==> flow/design.v <==
`timescale 1ns / 1ps
module lms_core #(
    parameter WIDTH = 16,
    parameter FRAC  = 8
)(
    input wire clk,
    input wire rst,
    input wire start,
    input wire signed [WIDTH-1:0] x_in,
    input wire signed [WIDTH-1:0] d_in,
    output reg signed [WIDTH-1:0] y_out,
    output reg signed [WIDTH-1:0] e_out,
    output reg done
);
    localparam signed [WIDTH-1:0] MU_FIXED = 16'd2; 
    reg signed [WIDTH-1:0] w0, w1, w2, w3, w4, w5, w6, w7;
    reg signed [WIDTH-1:0] x0, x1, x2, x3, x4, x5, x6, x7;
    reg [4:0] bit_idx;       
    reg signed [31:0] acc;       
    reg signed [WIDTH-1:0] w_sum;  
    reg signed [WIDTH-1:0] slice_reg; 
    reg signed [31:0] slice_shifted;
    reg signed [WIDTH-1:0] term0, term1, term2, term3, term4, term5, term6, term7;
    reg [2:0] state;
    localparam IDLE = 0, CALC_OFFSET = 1, CALC_SLICE = 2, CALC_ACC = 3, CALC_E = 4, UPDATE_W = 5;
    function signed [WIDTH-1:0] fixed_mul;
        input signed [WIDTH-1:0] a, b;
        reg signed [2*WIDTH-1:0] res;
        begin
            res = a * b;
            fixed_mul = res >>> FRAC;
        end
    endfunction
    always @(posedge clk) begin
        if (rst) begin
            w0<=0; w1<=0; w2<=0; w3<=0; w4<=0; w5<=0; w6<=0; w7<=0;
            x0<=0; x1<=0; x2<=0; x3<=0; x4<=0; x5<=0; x6<=0; x7<=0;
            y_out <= 0; e_out <= 0; done <= 0;
            state <= IDLE;
        end else begin
            case (state)
                IDLE: begin
                    done <= 0;
                    if (start) begin
                        x7<=x6; x6<=x5; x5<=x4; x4<=x3; x3<=x2; x2<=x1; x1<=x0;
                        x0 <= x_in;
                        state <= CALC_OFFSET;
                    end
                end
                CALC_OFFSET: begin
                    w_sum = w0 + w1 + w2 + w3 + w4 + w5 + w6 + w7;
                    acc <= -w_sum; 
                    bit_idx <= 0; 
                    state <= CALC_SLICE;
                end
                CALC_SLICE: begin
                    if (bit_idx == WIDTH-1) begin
                         slice_reg <= (x0[bit_idx] ? -w0 : w0) + 
                                      (x1[bit_idx] ? -w1 : w1) + 
                                      (x2[bit_idx] ? -w2 : w2) + 
                                      (x3[bit_idx] ? -w3 : w3) + 
                                      (x4[bit_idx] ? -w4 : w4) + 
                                      (x5[bit_idx] ? -w5 : w5) + 
                                      (x6[bit_idx] ? -w6 : w6) + 
                                      (x7[bit_idx] ? -w7 : w7);
                    end else begin
                         slice_reg <= (x0[bit_idx] ? w0 : -w0) + 
                                      (x1[bit_idx] ? w1 : -w1) + 
                                      (x2[bit_idx] ? w2 : -w2) + 
                                      (x3[bit_idx] ? w3 : -w3) + 
                                      (x4[bit_idx] ? w4 : -w4) + 
                                      (x5[bit_idx] ? w5 : -w5) + 
                                      (x6[bit_idx] ? w6 : -w6) + 
                                      (x7[bit_idx] ? w7 : -w7);
                    end
                    state <= CALC_ACC;
                end
                CALC_ACC: begin
                    slice_shifted = {{16{slice_reg[15]}}, slice_reg};
                    acc <= acc + (slice_shifted <<< bit_idx);
                    if (bit_idx == WIDTH-1)
                        state <= CALC_E;
                    else begin
                        bit_idx <= bit_idx + 1;
                        state <= CALC_SLICE;
                    end
                end
                CALC_E: begin
                    y_out <= acc >>> 9;
                    e_out <= d_in - (acc >>> 9);
                    state <= UPDATE_W;
                end
                UPDATE_W: begin
                    term0 = fixed_mul(MU_FIXED, x0);
                    term1 = fixed_mul(MU_FIXED, x1);
                    term2 = fixed_mul(MU_FIXED, x2);
                    term3 = fixed_mul(MU_FIXED, x3);
                    term4 = fixed_mul(MU_FIXED, x4);
                    term5 = fixed_mul(MU_FIXED, x5);
                    term6 = fixed_mul(MU_FIXED, x6);
                    term7 = fixed_mul(MU_FIXED, x7);
                    if (e_out > 0) begin
                        w0 <= w0 + term0; w1 <= w1 + term1; w2 <= w2 + term2; w3 <= w3 + term3;
                        w4 <= w4 + term4; w5 <= w5 + term5; w6 <= w6 + term6; w7 <= w7 + term7;
                    end else if (e_out < 0) begin
                        w0 <= w0 - term0; w1 <= w1 - term1; w2 <= w2 - term2; w3 <= w3 - term3;
                        w4 <= w4 - term4; w5 <= w5 - term5; w6 <= w6 - term6; w7 <= w7 - term7;
                    end
                    done <= 1;
                    state <= IDLE;
                end
            endcase
        end
    end
endmodule
==> Reports on lms_core <==
Tool output for the design above, in the order of the flow.
Line numbers count from 1 in the design file above.
Library cell names are shortened.
{ "inputs": {"design": "lms_core", "clock": "clk", "cell_library": "sky130hd", "lib_corner": "tt_025C_1v80"} }

==> Word level <==
Source: Yosys, flattened and elaborated, memories not mapped. Widths are those after wreduce. Registers that Yosys merges into a memory's read port (data or address) are not register bits. Print and check cells do not count. Equal cells are merged and count once.
{ "bits": {"ff_bits": 345, "input_bits": 35, "output_inout_bits": 33, "elab_cells": 143} }
{ "op_classes": {"addsub": 49, "compare": 2, "equal": 8, "shifts": 9, "muxes": 40, "logic": 1, "n_reduce_logical": 11} }
{ "op_table": {"columns": ["op", "n"], "rows": [
  ["16-bit 2-to-1 mux", 33],
  ["16-bit adder", 21],
  ["16-bit by 5-bit indexed select with 1-bit output", 8],
  ["16-bit by 9-bit adder with 16-bit output", 8],
  ["16-bit by 9-bit subtractor with 16-bit output", 8],
  ["16-bit negator", 8],
  ["32-bit parallel mux with 2-bit select", 1],
  ["16-bit by 5-bit <<< shifter with 32-bit output", 1],
  ["16-bit negator with 32-bit output", 1],
  ["32-bit adder", 1],
  ["3-bit parallel mux with 6-bit select", 1],
  ["16-bit by 1-bit > comparator with 1-bit output with constant B", 1],
  ["16-bit by 1-bit < comparator with 1-bit output with constant B", 1],
  ["16-bit subtractor", 1],
  ["2-bit AND reduction", 5],
  ["5-bit parallel mux with 2-bit select", 1],
  ["2-bit nonzero test", 3],
  ["3-bit by 2-bit == test with 1-bit output with constant B", 2],
  ["3-bit == test with constant B", 2],
  ["6-bit nonzero test", 1],
  ["3-bit 2-to-1 mux", 2],
  ["5-bit by 1-bit adder with 5-bit output with constant B", 1],
  ["5-bit by 4-bit == test with 1-bit output with constant B", 1],
  ["5-bit 2-to-1 mux", 1],
  ["2-bit inequality test with constant B", 2],
  ["3-bit by 1-bit == test with 1-bit output with constant B", 1],
  ["3-bit zero test", 1],
  ["3-bit AND reduction", 1]
]} }
Not listed: further kinds 2, cells in them 2.

==> Longest topological paths <==
Depth = most cells in a row (Yosys ltp): at word level without a register or memory, in the mapped netlist without a sequential cell, where the memories' decode and read muxes count.
{ "depth": {"ltp_word": 10, "ABC_AREA": 1, "mapped_depth": 37, "depth_no_buf": 33} }

==> Netlist <==
Source: synth_stat.txt of the flow (Yosys; design flattened, memories mapped). It holds for the ABC_AREA given above (unset counts as 0); a run with the other value may have another netlist.
{ "by_type": {"columns": ["cell_type", "n", "area_total_um2"], "rows": [
  ["dfxtp_1", 295, 5.91E+03],
  ["fa_1", 267, 5.35E+03],
  ["nand2_1", 959, 3.6E+03],
  ["o21ai_0", 720, 3.6E+03],
  ["inv_1", 801, 3.01E+03],
  ["ha_1", 220, 2752.64],
  ["a21oi_1", 442, 2.21E+03],
  ["xor2_1", 218, 1.91E+03],
  ["edfxtp_1", 46, 1.38E+03],
  ["nor2_1", 349, 1.31E+03],
  ["nand3_1", 229, 1.15E+03],
  ["xnor2_1", 70, 613.088],
  ["clkbuf_1", 152, 570.547],
  ["nor3_1", 60, 300.288],
  ["a21o_1", 26, 195.187],
  ["o21ai_1", 29, 145.139],
  ["a21boi_0", 18, 135.13],
  ["o211ai_1", 18, 135.13]
]} }
Other cell types: 37; their cells: 191.
{ "synth_totals": {"cells": 5110, "mapped_area_um2": 35527.8, "sequential_area_um2": 7287.0, "flip_flops": 341, "n_buf": 197} }

==> Path before layout <==
Source: OpenSTA report_checks on the synthesized netlist (no wires, ideal clock, input and output delay 20% of the period each), path of least setup slack; recovery checks are left aside. Register names are those of the netlist, which keeps one name where synthesis merged equal registers.
{ "synth_path": {"kind": "register to register", "startpoint": "reg bit_idx[1]", "endpoint": "reg slice_reg[14]", "clock_period_ps": 8000, "setup_ps": 258, "t_first_pin_ps": 0, "t_arrival_ps": 5665, "required_time_ps": 7742, "setup_slack_ps": 2077, "delay_ps": 5923, "stages": 32, "synth_period_reached_ps": 5923} }
"delay_ps" is the arrival time less input delay plus setup time.
"stages" counts driving pins, that of a launching flip-flop among them; a cell with two outputs on the path counts twice.
"synth_period_reached_ps" = period - worst setup slack (recovery checks aside). The figure is calculated, with input and output delays left at 20% of the set period.
Between the ends stands the longest chain of elaborated cells between them, by number of cells; it is not shown to be the way that was timed. Of several equally long chains one is given.
Each line given opens the expression or statement behind the cell; cells for indexed reads and writes are added by Yosys, which also makes memories of some case tables.
{ "synth_via": {"path_cell_list": "edfxtp_1 -> buf_4 -> buf_4 -> nor2_1 -> nand2_1 -> nand3_1 -> nand3_2 -> nand2_2 -> clkbuf_1 -> clkbuf_1 -> o21ai_0 -> fa_1 -> inv_1 -> fa_1 -> fa_1 -> inv_1 -> fa_1 -> inv_1 -> ha_1 -> inv_1 -> fa_1 -> nor2_1 -> o21ai_0 -> and2_1 -> inv_1 -> a21oi_1 -> o21ai_0 -> a21oi_1 -> o21bai_1 -> a21oi_1 -> o21ai_0 -> nand2_1", "elab_chain_len": 10, "cells_between": 40} }
{ "synth_lines": {"columns": ["element", "line_no", "rtl"], "rows": [
  ["start, declared", 18, "reg [4:0] bit_idx;"],
  ["start, assigned", 53, "bit_idx <= 0;"],
  ["start, assigned", 84, "bit_idx <= bit_idx + 1;"],
  ["16-bit by 5-bit indexed select with 1-bit output", 67, "slice_reg <= (x0[bit_idx] ? w0 : -w0) +"],
  ["16-bit 2-to-1 mux", 67, null],
  ["16-bit adder x7", 67, null],
  ["16-bit 2-to-1 mux", 57, "if (bit_idx == WIDTH-1) begin"],
  ["end, assigned", 58, "slice_reg <= (x0[bit_idx] ? -w0 : w0) +"],
  ["end, assigned", 67, null],
  ["end, declared", 21, "reg signed [WIDTH-1:0] slice_reg;"]
]} }

==> Timing after layout <==
From the final timing report of run 1: the path of least setup slack in the routed layout; clock arrival at registers is part of the times.
The path's times are printed in steps of 10 ps; the period is the one set.
{ "layout_path": {"kind": "register to register", "startpoint": "reg bit_idx[0]", "endpoint": "reg slice_reg[15]", "clock_period_ps": 5260, "setup_ps": 260, "t_first_pin_ps": 620, "t_arrival_ps": 6770, "required_time_ps": 5620, "setup_slack_ps": -1150, "stages": 29} }
Between the ends stands the longest chain of elaborated cells between them, by number of cells; it is not shown to be the way that was timed. Of several equally long chains one is given.
{ "layout_via": {"path_cell_list": "edfxtp_1 -> buf_12 -> buf_12 -> clkinv_16 -> clkbuf_16 -> nand2_1 -> nand3_1 -> nand3_1 -> nand3_4 -> nand2_8 -> inv_8 -> clkbuf_8 -> o21ai_0 -> fa_2 -> inv_1 -> fa_1 -> fa_1 -> inv_1 -> fa_1 -> inv_1 -> ha_4 -> nand2_1 -> nor2_2 -> nand2_1 -> o211ai_1 -> xor2_2 -> nand3_1 -> nand3_2 -> nand2_4", "elab_chain_len": 10, "cells_between": 40} }
{ "layout_lines": {"columns": ["element", "line_no", "rtl"], "rows": [
  ["start, declared", 18, "reg [4:0] bit_idx;"],
  ["start, assigned", 53, "bit_idx <= 0;"],
  ["start, assigned", 84, "bit_idx <= bit_idx + 1;"],
  ["16-bit by 5-bit indexed select with 1-bit output", 67, "slice_reg <= (x0[bit_idx] ? w0 : -w0) +"],
  ["16-bit 2-to-1 mux", 67, null],
  ["16-bit adder x7", 67, null],
  ["16-bit 2-to-1 mux", 57, "if (bit_idx == WIDTH-1) begin"],
  ["end, assigned", 58, "slice_reg <= (x0[bit_idx] ? -w0 : w0) +"],
  ["end, assigned", 67, null],
  ["end, declared", 21, "reg signed [WIDTH-1:0] slice_reg;"]
]} }

Module lms_core, platform sky130hd: 6 stored runs of the flow (Yosys, OpenROAD) with differing settings, in no particular order. Input and output delays are each 20% of the period that was set; the output load is 0.01 pF.
By "clock period reached" is meant the clock period of the run minus its worst setup slack. This is arithmetic on one report: input and output delays are still those of the set period (20% each).
"time on the worst setup path" means the part of the period allowed to the worst setup path (the constraints hold back 20% at inputs and 20% at outputs) less its slack; where the path has registers, the arrival times of their clocks count too.
"overall power": no workload was simulated; the value follows from the tool's default switching activity.
"time on the worst setup path" is known to 10 ps.

==> run 1: settings <==
{ "ABC_AREA": 1, "CORE_ASPECT_RATIO": 1.2, "CORE_MARGIN": 4, "CORE_UTILIZATION": 35, "CTS_CLUSTER_DIAMETER": 54, "GPL_ROUTABILITY_DRIVEN": 0, "GPL_TIMING_DRIVEN": 0, "HOLD_SLACK_MARGIN": 0.12, "MAX_ROUTING_LAYER": "met5", "MIN_ROUTING_LAYER": "met1", "PLACE_DENSITY_LB_ADDON": 0.03, "SETUP_SLACK_MARGIN": 0.98, "period_ns": 5.26, "CAP_MARGIN": 20, "SLEW_MARGIN": 20 }
==> run 1: results <==
worst hold slack in the final report: 464 ps
time on the worst setup path: 6410 ps
critical path kind: register to register
clock period reached: 6409 ps
standard-cell area after layout: 43546.8 sq um
synthesis area: 35527.8 sq um
utilization: 0.434
area inside the die boundary: 106691.0 sq um
overall power: 9.886 mW
sum of negative setup slack: -9775 ps
worst setup slack after layout: -1149 ps

==> run 2: settings <==
{ "CELL_PAD_IN_SITES_DETAIL_PLACEMENT": 1, "CELL_PAD_IN_SITES_GLOBAL_PLACEMENT": 3, "CORE_ASPECT_RATIO": 0.8, "CORE_UTILIZATION": 40, "CTS_CLUSTER_DIAMETER": 125, "CTS_CLUSTER_SIZE": 14, "GPL_TIMING_DRIVEN": 0, "HOLD_SLACK_MARGIN": 0.05, "MIN_ROUTING_LAYER": "met2", "SETUP_SLACK_MARGIN": 1.16, "SLEW_MARGIN": 25, "period_ns": 7.55, "CAP_MARGIN": 20, "CORE_MARGIN": 2 }
==> run 2: results <==
worst hold slack in the final report: 456 ps
time on the worst setup path: 7290 ps
critical path kind: register to register
clock period reached: 7295 ps
standard-cell area after layout: 40416.3 sq um
synthesis area: 35395.2 sq um
utilization: 0.461
area inside the die boundary: 90898.5 sq um
overall power: 4.109 mW
sum of negative setup slack: 0 ps
worst setup slack after layout: 255 ps

==> run 3: settings <==
{ "CORE_UTILIZATION": 40, "period_ns": 7.42, "CAP_MARGIN": 20, "CORE_MARGIN": 2, "SLEW_MARGIN": 20 }
==> run 3: results <==
worst hold slack in the final report: 458 ps
time on the worst setup path: 6960 ps
critical path kind: register to register
clock period reached: 6959 ps
standard-cell area after layout: 38831.0 sq um
synthesis area: 35395.2 sq um
utilization: 0.441
area inside the die boundary: 90884.2 sq um
overall power: 4.522 mW
sum of negative setup slack: 0 ps
worst setup slack after layout: 461 ps

==> run 4: settings <==
{ "ABC_AREA": 1, "CORE_ASPECT_RATIO": 1.2, "CORE_MARGIN": 4, "CORE_UTILIZATION": 35, "CTS_CLUSTER_DIAMETER": 54, "GPL_ROUTABILITY_DRIVEN": 0, "GPL_TIMING_DRIVEN": 0, "MAX_ROUTING_LAYER": "met5", "MIN_ROUTING_LAYER": "met2", "PLACE_DENSITY_LB_ADDON": 0.03, "SETUP_SLACK_MARGIN": 0.98, "SLEW_MARGIN": 35, "period_ns": 5.26, "CAP_MARGIN": 20 }
==> run 4: results <==
worst hold slack in the final report: 473 ps
time on the worst setup path: 6640 ps
critical path kind: register to register
clock period reached: 6636 ps
standard-cell area after layout: 43261.5 sq um
synthesis area: 35527.8 sq um
utilization: 0.431
area inside the die boundary: 106691.0 sq um
overall power: 10.134 mW
sum of negative setup slack: -14135 ps
worst setup slack after layout: -1376 ps

==> run 5: settings <==
{ "ABC_AREA": 0, "CELL_PAD_IN_SITES_GLOBAL_PLACEMENT": 2, "CORE_ASPECT_RATIO": 1.18, "CORE_MARGIN": 9, "CORE_UTILIZATION": 69, "CTS_CLUSTER_DIAMETER": 225, "PLACE_DENSITY_LB_ADDON": 0.23, "SETUP_SLACK_MARGIN": 0.7, "SLEW_MARGIN": 15, "period_ns": 6.16, "CAP_MARGIN": 20 }
==> run 5: results <==
not finished: placement ended with error FLW-0024

==> run 6: settings <==
{ "CORE_UTILIZATION": 51, "period_ns": 7.42, "CAP_MARGIN": 20, "CORE_MARGIN": 2, "SLEW_MARGIN": 20 }
==> run 6: results <==
worst hold slack in the final report: 454 ps
time on the worst setup path: 7040 ps
critical path kind: register to register
clock period reached: 7039 ps
standard-cell area after layout: 38612.0 sq um
synthesis area: 35395.2 sq um
utilization: 0.562
area inside the die boundary: 71526.8 sq um
overall power: 4.534 mW
sum of negative setup slack: 0 ps
worst setup slack after layout: 381 ps
